==> flow/design.v <==
module booth_sel(
  input [2:0] src,
  output [3:0] sel
);
wire y_add,y,y_sub;
wire sel_negative,sel_double_negative,sel_positive,sel_double_positive;
assign {y_add,y,y_sub} = src;
assign sel_negative =  y_add & (y & ~y_sub | ~y & y_sub);
assign sel_positive = ~y_add & (y & ~y_sub | ~y & y_sub);
assign sel_double_negative =  y_add & ~y & ~y_sub;
assign sel_double_positive = ~y_add &  y &  y_sub;
assign sel={sel_negative,sel_positive,sel_double_negative,sel_double_positive};
endmodule
module booth_result_sel(
  input [3:0] sel,
  input [1:0] src,
  output      p 
);
wire x,x_sub;
wire sel_negative,sel_double_negative,sel_positive,sel_double_positive;
assign {sel_negative,sel_positive,sel_double_negative,sel_double_positive}=sel;
assign {x,x_sub} =src;
assign p = ~(~(sel_negative & ~x) & ~(sel_double_negative & ~x_sub) 
           & ~(sel_positive & x ) & ~(sel_double_positive &  x_sub));
endmodule
module booth_partial
#(
    parameter WIDTH = 34
)
(
  input [2*WIDTH-1:0]  x_src,
  input [2:0] y_src,
  output [2*WIDTH-1:0]   p_result,
  output                cout 
);
wire y_add,y,y_sub;
assign {y_add,y,y_sub} = y_src;
wire [3:0] sel;
wire sel_negative,sel_double_negative,sel_positive,sel_double_positive;
assign {sel_negative,sel_positive,sel_double_negative,sel_double_positive}=sel;
assign cout=sel_negative || sel_double_negative;
booth_sel booth_sel(
    .src    (y_src),
    .sel    (sel)
);
booth_result_sel partial0(.sel (sel), .src ({x_src[0],1'b0}), .p (p_result[0]));
genvar x;
generate for ( x =1;x<WIDTH*2;x=x+1) begin : gen_partial
    booth_result_sel partial(.sel (sel), .src (x_src[x:x-1]), .p (p_result[x]));
end endgenerate
endmodule
module switch_17x68bits(
   input [1155:0] part_group,
      output [1155:0] sw_group
);
wire [67:0] po16,po15,po14,po13,po12,po11,po10,po09,po08,po07,po06,po05,po04,po03,po02,po01,po00;
assign {po16,po15,po14,po13,po12,po11,po10,po09,po08,po07,po06,po05,po04,po03,po02,po01,po00} = part_group;
genvar x;
generate for ( x =0;x<68;x=x+1) begin : gen_switch
    assign sw_group[(x+1)*17-1:x*17] = {po16[x],po15[x],po14[x],po13[x],po12[x],po11[x],po10[x],po09[x],
                                     po08[x],po07[x],po06[x],po05[x],po04[x],po03[x],po02[x],po01[x],po00[x]};
end endgenerate
endmodule
module walloc_17bits(
    input [16:0] src_in,
    input [13:0]  cin,
    output [13:0] cout_group,
    output      cout,s
);
wire [13:0] c;
wire [4:0] first_s;
csa csa0 (.in (src_in[16:14]), .cout (c[4]), .s (first_s[4]) );
csa csa1 (.in (src_in[13:11]), .cout (c[3]), .s (first_s[3]) );
csa csa2 (.in (src_in[10:08]), .cout (c[2]), .s (first_s[2]) );
csa csa3 (.in (src_in[07:05]), .cout (c[1]), .s (first_s[1]) );
csa csa4 (.in (src_in[04:02]), .cout (c[0]), .s (first_s[0]) );
wire [3:0] secnod_s;
csa csa5 (.in ({first_s[4:2]}             ), .cout (c[8]), .s (secnod_s[3]));
csa csa6 (.in ({first_s[1:0],src_in[1]}   ), .cout (c[7]), .s (secnod_s[2]));
csa csa7 (.in ({src_in[0],cin[4:3]}       ), .cout (c[6]), .s (secnod_s[1]));
csa csa8 (.in ({cin[2:0]}                 ), .cout (c[5]), .s (secnod_s[0]));
wire [1:0] thrid_s;
csa csa9 (.in (secnod_s[3:1]          ), .cout (c[10]), .s (thrid_s[1]));
csa csaA (.in ({secnod_s[0],cin[6:5]} ), .cout (c[09]), .s (thrid_s[0]));
wire [1:0] fourth_s;
csa csaB (.in ({thrid_s[1:0],cin[10]} ),  .cout (c[12]), .s (fourth_s[1]));
csa csaC (.in ({cin[9:7]             }),  .cout (c[11]), .s (fourth_s[0]));
wire fifth_s;
csa csaD (.in ({fourth_s[1:0],cin[11]}),  .cout (c[13]), .s (fifth_s));
csa csaE (.in ({fifth_s,cin[13:12]}   ),  .cout (cout),  .s  (s));
assign cout_group = c;
endmodule
module csa(
  input [2:0] in,
  output cout,s
);
wire a,b,cin;
assign a=in[2];
assign b=in[1];
assign cin=in[0];
assign s = a ^ b ^ cin;
assign cout = a & b | b & cin | a & cin;
endmodule
module booth_walloc# (parameter COMPUTER_WIDTH=32,parameter WIDTH =COMPUTER_WIDTH+2)
(
  input               clk           ,
  input               reset         ,
  input  [COMPUTER_WIDTH:0] src1,
  input  [COMPUTER_WIDTH:0] src2,
  input         in_valid,
  output reg    in_ready,
  output reg    out_valid,
  output [COMPUTER_WIDTH*2-1:0] result
);
reg [WIDTH-1:0] multiplier;
reg [WIDTH*2-1:0] multiplicand;
reg first_doing;
wire ready_to_doing;
assign ready_to_doing = in_ready && in_valid;
always@(posedge clk ) begin
      if (reset ) begin
        in_ready <=1'b0;
      end
      else begin
        in_ready<=1'b1;
      end
      if (ready_to_doing) begin
        first_doing<=1'b1;
      end
      else begin
        first_doing <= 1'b0;
      end
      out_valid <= first_doing;
end
always @(posedge clk ) begin
  if (ready_to_doing) begin
    multiplicand <= {{WIDTH{src1[COMPUTER_WIDTH]}},src1};
    multiplier <= {src2[COMPUTER_WIDTH],src2};
  end
end
wire [1155:0] part_group;
wire [16:0]   part_cout;
booth_partial part0 (.x_src (multiplicand), .y_src({multiplier[1:0],1'b0}), 
                        .p_result (part_group[67:0]), .cout(part_cout[0]));
genvar x;
generate for ( x =1;x<17;x=x+1) begin : gen_walloc_partial
booth_partial part (
                    .x_src ({multiplicand[2*WIDTH-1-2*x:0],
                    {2*x{1'b0}}}), 
                    .y_src({multiplier[(x+1)*2-1:x*2-1]}), 
                    .p_result (part_group[(x+1)*68-1:x*68]), .cout(part_cout[x]));
end endgenerate
wire [1155:0] swo_group; 
switch_17x68bits switch (.part_group (part_group), .sw_group (swo_group));
wire [937:0] wt_cout; 
wire [66:0]  wt_c;
wire [67:0]  wt_s;
walloc_17bits walloc00 (.src_in (swo_group[16:0]), .cin({part_cout[13:0]}), 
                    .cout_group (wt_cout[13:0]),  .cout(wt_c[0]), .s (wt_s[0]));
genvar y;
generate for ( y =1;y<67;y=y+1) begin : gen_walloc
walloc_17bits walloc  (.src_in (swo_group[(y+1)*17-1:y*17]), .cin({wt_cout[y*14-1:(y-1)*14]}), 
                    .cout_group (wt_cout[(y+1)*14-1:y*14]),  .cout(wt_c[y]), .s (wt_s[y]));
end endgenerate
walloc_17bits walloc67(.src_in (swo_group[1155:1139]), .cin({wt_cout[937:924]}), 
                    .cout_group (),  .cout(), .s (wt_s[67]));
reg [67:0] wt_s_buf,wt_c_buf;
reg  part_next_highest_bit;
always@(posedge clk ) begin
  if (first_doing) begin
    wt_c_buf <= {wt_c,part_cout[14]};
    wt_s_buf <= {wt_s};
    part_next_highest_bit <= part_cout[15];
  end
end
wire [WIDTH*2-1:0] adder_a;
wire [WIDTH*2-1:0] adder_b;
wire              adder_cin;
wire [WIDTH*2-1:0] adder_result;
wire        adder_cout;
assign adder_a   = wt_c_buf;
assign adder_b   = wt_s_buf;
assign adder_cin = part_next_highest_bit;
assign {adder_cout, adder_result} = adder_a + adder_b + {{WIDTH*2-2{1'b0}},adder_cin};
assign result = adder_result[COMPUTER_WIDTH*2-1:0];
endmodule
Reports on booth_walloc --
The steps from the RTL of booth_walloc to its reports follow in flow order. Lines are those of the file above, counted from 1. Operators carry their Yosys type and port widths (W data, S select, Z words). Cell names lack the library's common part. The mark n/a stands for no value.
Set-up: top module booth_walloc, clock clk, standard-cell library sky130hd, timing corner tt_025C_1v80

Elaborated design --
Yosys after proc, flatten, opt, wreduce and memory -nomap, before mapping. Enables and synchronous resets that opt folds into registers are not counted as muxes. Memory bits, and registers merged into a memory's read port (data or address), are not among the register bits. Print and check cells are not counted.
Word-level totals: flip-flop bits (word level) 198, input bits 69, output and inout bits 66, cells after elaboration 15770
Operators by class: add/sub/neg operators 2, mux-type cells 2, bitwise gates (word level) 15741, reductions and logical operators 17
Operators by type and width (count):
- $and A1 B1 Y1 | 8186
- $not A1 Y1 | 4130
- $or A1 B1 Y1 | 1718
- $xor A1 B1 Y1 | 1707
- $add A64 B1 Y64 | 1
- $add A64 B64 Y64 | 1
- $logic_or A1 B1 Y1 | 16
- $mux W1 | 2
- $logic_and A1 B1 Y1 | 1

Depth --
Yosys ltp: most cells in a row. Word level: on the elaborated netlist, between registers, memories and ports. Mapped: between sequential cells and ports; inverters and the memories' decode and read muxes count.
Depth: depth in word-level cells 28, ABC_AREA 0, mapped depth 21, mapped depth without buffers 20

Netlist --
Source: synth_stat.txt of the flow (Yosys; design flattened, memories mapped). It holds for the ABC_AREA given above (unset counts as 0); a run with the other value may have another netlist. Totals and module areas in this step are rounded.
Mapped netlist: cells in the netlist 4600, synthesis area 42200 µm², sequential part of the area 5920 µm², mapped flip-flops 198, buffer cells 452
Cell types:
- fa_1 | count 768, total area 1.54E+04 µm²
- edfxtp_1 | count 195, total area 5.86E+03 µm²
- xor2_1 | count 298, total area 2.61E+03 µm²
- xnor2_1 | count 293, total area 2.57E+03 µm²
- inv_1 | count 657, total area 2.47E+03 µm²
- nor2_1 | count 522, total area 1.96E+03 µm²
- a22oi_1 | count 246, total area 1.85E+03 µm²
- a211oi_1 | count 210, total area 1.58E+03 µm²
- o21ai_0 | count 293, total area 1.47E+03 µm²
- clkbuf_1 | count 372, total area 1.4E+03 µm²
- ha_1 | count 76, total area 950.912 µm²
- nand2_1 | count 142, total area 533.011 µm²
- a21oi_1 | count 91, total area 455.437 µm²
- mux2i_1 | count 33, total area 330.317 µm²
- a221oi_1 | count 35, total area 306.544 µm²
- buf_1 | count 68, total area 255.245 µm²
- a21o_1 | count 32, total area 240.23 µm²
- o221ai_1 | count 22, total area 192.685 µm²
Not listed: further types 51, cells in them 247. By module: a second synthesis without flattening, with its own total; a netlist apart from the flattened one above.
Second synthesis, totals: cell total of the unflattened synthesis 6548, area (unflattened synthesis) 66600 µm²
Rows give one instance, submodules left out.
By module:
- booth_result_sel | times used 1156, cells 3, area 23.8 µm², sequential area 0.0 µm²
- csa | times used 960, cells 1, area 20.0 µm², sequential area 0.0 µm²
- booth_walloc | times used 1, cells 760, area 9860 µm², sequential area 5920 µm²
- switch_17x68bits | times used 1, cells 1156, area 8680 µm², sequential area 0.0 µm²
- booth_sel | times used 17, cells 10, area 67.6 µm², sequential area 0.0 µm²
- booth_partial | times used 17, cells 2, area 10.0 µm², sequential area 0.0 µm²
- walloc_17bits | times used 64, cells 0, area 0.0 µm², sequential area 0.0 µm²

Path before layout --
Source: OpenSTA report_checks on the synthesized netlist (no wires, ideal clock, input and output delay 20% of the period each), path of least setup slack; recovery checks are left aside. Register names are those of the netlist, which keeps one name where synthesis merged equal registers.
Timing path after synthesis: path kind reg-to-reg, start point reg multiplier[0], end point reg (no name shown), period 7.5 ns, setup time 0.279 ns, launch time at the first pin 0.000 ns, arrival time 7.433 ns, required time 7.221 ns, setup slack -0.212 ns, path delay 7.712 ns, driving pins on the path 18, path buffers 2, period reached after synthesis 7.712 ns
"path delay" = arrival - input delay + setup time. "driving pins on the path": output pins that drive a net of the path, with the launching flip-flop's if there is one; two outputs of one cell count as two. "period reached after synthesis" is the clock period less the worst setup slack; recovery checks do not enter. This is arithmetic on one report: input and output delays are still those of the set period (20% each). Between the ends stands the longest chain of elaborated cells between them, by number of cells; it is not shown to be the way that was timed. Of several equally long chains one is given. A line is the first line of the expression or statement that the cell stems from. Yosys adds cells for indexed reads and writes and turns some case tables into memories.
On the way, after synthesis: cells stage by stage edfxtp_1 clkbuf_1 nor2b_1 clkbuf_1 mux2i_1 fa_1 fa_1 inv_1 fa_1 inv_1 fa_1 xor2_1 xnor2_1 xnor2_1 xnor2_1 xnor2_1 xnor2_1 xnor2_1, cells in the longest elaborated chain 21, elaborated cells between the ends (all ways) 127, classes of those cells logic (127)
RTL lines, path after synthesis:
- start, declared | line 115 | reg [WIDTH-1:0] multiplier;
- start, assigned | line 138 | multiplier <= {src2[COMPUTER_WIDTH],src2};
- $not A1 Y1 | line 10 | assign sel_double_negative =  y_add & ~y & ~y_sub;
- $and A1 B1 Y1 | line 10
- $and A1 B1 Y1 | line 23 | assign p = ~(~(sel_negative & ~x) & ~(sel_double_negative & ~x_sub)
- $not A1 Y1 | line 23
- $and A1 B1 Y1 x2 | line 23
- $not A1 Y1 | line 23
- $and A1 B1 Y1 | line 102 | assign cout = a & b | b & cin | a & cin;
- $or A1 B1 Y1 x2 | line 102
- $and A1 B1 Y1 | line 102
- $or A1 B1 Y1 x2 | line 102
- $and A1 B1 Y1 | line 102
- $or A1 B1 Y1 x2 | line 102
- $and A1 B1 Y1 | line 102
- $or A1 B1 Y1 x2 | line 102
- $xor A1 B1 Y1 x2 | line 101 | assign s = a ^ b ^ cin;

Path in the finished layout --
Path of least setup slack in the final report of run 2 (OpenROAD, finished layout, wires in). Where an end is a register, its clock arrival counts in the times.
Timing path after layout: path kind reg-to-output, start point reg (no name shown), end point out result[57], period 8.0 ns, external output delay 1.60 ns, launch time at the first pin 0.55 ns, arrival time 5.12 ns, required time 6.40 ns, setup slack 1.28 ns, driving pins on the path 12, path buffers 2
Between the ends stands the longest chain of elaborated cells between them, by number of cells; it is not shown to be the way that was timed. Of several equally long chains one is given.
On the way, after layout: cells stage by stage edfxtp_1 ha_1 nand4_1 nor4_1 nand2_1 o22ai_1 a2111oi_2 buf_4 o31ai_1 a31oi_1 xnor2_1 clkdlybuf4s50_1, cells in the longest elaborated chain 2, elaborated cells between the ends (all ways) 2, source lines of those cells 1, classes of those cells add/sub (2)
RTL lines, path after layout:
- $add A64 B64 Y64 | line 184 | assign {adder_cout, adder_result} = adder_a + adder_b + {{WIDTH*2-2{1'b0}},adder_cin};
- $add A64 B1 Y64 | line 184
- end, declared | line 113 | output [COMPUTER_WIDTH*2-1:0] result

==> results <==
Flow measurements of booth_walloc on sky130hd: 6 stored runs with different settings, listed in no order. Input and output delays are each 20% of the period that was set; the output load is 0.01 pF.
"reached clock period" = clock period - worst setup slack. The figure is calculated, with input and output delays left at 20% of the set period.
"power consumption": no workload was simulated; the value follows from the tool's default switching activity.
Measured values are rounded.

* Run 1 | settings: ABC_AREA 1; CELL_PAD_IN_SITES_DETAIL_PLACEMENT 2; CORE_ASPECT_RATIO 0.53; CORE_MARGIN 8; CORE_UTILIZATION 47; CTS_CLUSTER_DIAMETER 115; GPL_ROUTABILITY_DRIVEN 0; GPL_TIMING_DRIVEN 0; HOLD_SLACK_MARGIN 0.06; MAX_ROUTING_LAYER met5; PLACE_DENSITY_LB_ADDON 0.23; SETUP_SLACK_MARGIN 1.07; period_ns 8.54; CAP_MARGIN 20; SLEW_MARGIN 20 | not finished: placement ended with error DPL-0033
* Run 2 | settings: ABC_AREA 0; CAP_MARGIN 25; CELL_PAD_IN_SITES_GLOBAL_PLACEMENT 3; CORE_ASPECT_RATIO 1.37; CORE_MARGIN 9; CORE_UTILIZATION 19; CTS_CLUSTER_DIAMETER 183; CTS_CLUSTER_SIZE 41; GPL_ROUTABILITY_DRIVEN 1; GPL_TIMING_DRIVEN 1; MAX_ROUTING_LAYER met5; MIN_ROUTING_LAYER met1; PLACE_DENSITY_LB_ADDON 0.28; TNS_END_PERCENT 35; period_ns 8.0; SLEW_MARGIN 20 | results: area of the synthesized netlist 42200 µm²; die size 240000 µm²; standard-cell area after layout 47700 µm²; post-route utilization 21.6 %; setup slack of the critical path 1.28 ns; setup TNS 0.000 ns; worst hold slack 0.568 ns; power consumption 21.4 mW; reached clock period 6.721 ns
* Run 3 | settings: ABC_AREA 1; CELL_PAD_IN_SITES_DETAIL_PLACEMENT 2; CORE_MARGIN 5; CORE_UTILIZATION 47; GPL_ROUTABILITY_DRIVEN 0; HOLD_SLACK_MARGIN 0.06; MAX_ROUTING_LAYER met5; PLACE_DENSITY_LB_ADDON 0.23; period_ns 7.5; CAP_MARGIN 20; SLEW_MARGIN 20 | not finished: routing ended with error GRT-0116
* Run 4 | settings: ABC_AREA 0; CAP_MARGIN 25; CELL_PAD_IN_SITES_GLOBAL_PLACEMENT 3; CORE_ASPECT_RATIO 0.59; CORE_MARGIN 9; CORE_UTILIZATION 19; CTS_CLUSTER_DIAMETER 183; CTS_CLUSTER_SIZE 41; GPL_ROUTABILITY_DRIVEN 1; GPL_TIMING_DRIVEN 1; MAX_ROUTING_LAYER met5; MIN_ROUTING_LAYER met1; PLACE_DENSITY_LB_ADDON 0.28; TNS_END_PERCENT 50; period_ns 8.0; SLEW_MARGIN 20 | results: area of the synthesized netlist 42200 µm²; die size 240000 µm²; standard-cell area after layout 47800 µm²; post-route utilization 21.7 %; setup slack of the critical path 1.30 ns; setup TNS 0.000 ns; worst hold slack 0.773 ns; power consumption 25.2 mW; reached clock period 6.704 ns
* Run 5 | settings: ABC_AREA 1; CAP_MARGIN 10; CELL_PAD_IN_SITES_GLOBAL_PLACEMENT 0; CORE_ASPECT_RATIO 1.64; CORE_UTILIZATION 68; GPL_ROUTABILITY_DRIVEN 1; GPL_TIMING_DRIVEN 0; MIN_ROUTING_LAYER met1; PLACE_DENSITY_LB_ADDON 0.23; period_ns 7.33; CORE_MARGIN 2; SLEW_MARGIN 20 | not finished: routing ended with error GRT-0116
* Run 6 | settings: CELL_PAD_IN_SITES_GLOBAL_PLACEMENT 3; CORE_UTILIZATION 64; CTS_CLUSTER_DIAMETER 268; CTS_CLUSTER_SIZE 44; GPL_ROUTABILITY_DRIVEN 0; HOLD_SLACK_MARGIN 0.18; MAX_ROUTING_LAYER met5; MIN_ROUTING_LAYER met2; PLACE_DENSITY_LB_ADDON 0.29; period_ns 4.56; CAP_MARGIN 20; CORE_MARGIN 2; SLEW_MARGIN 20 | not finished: placement ended with error FLW-0024
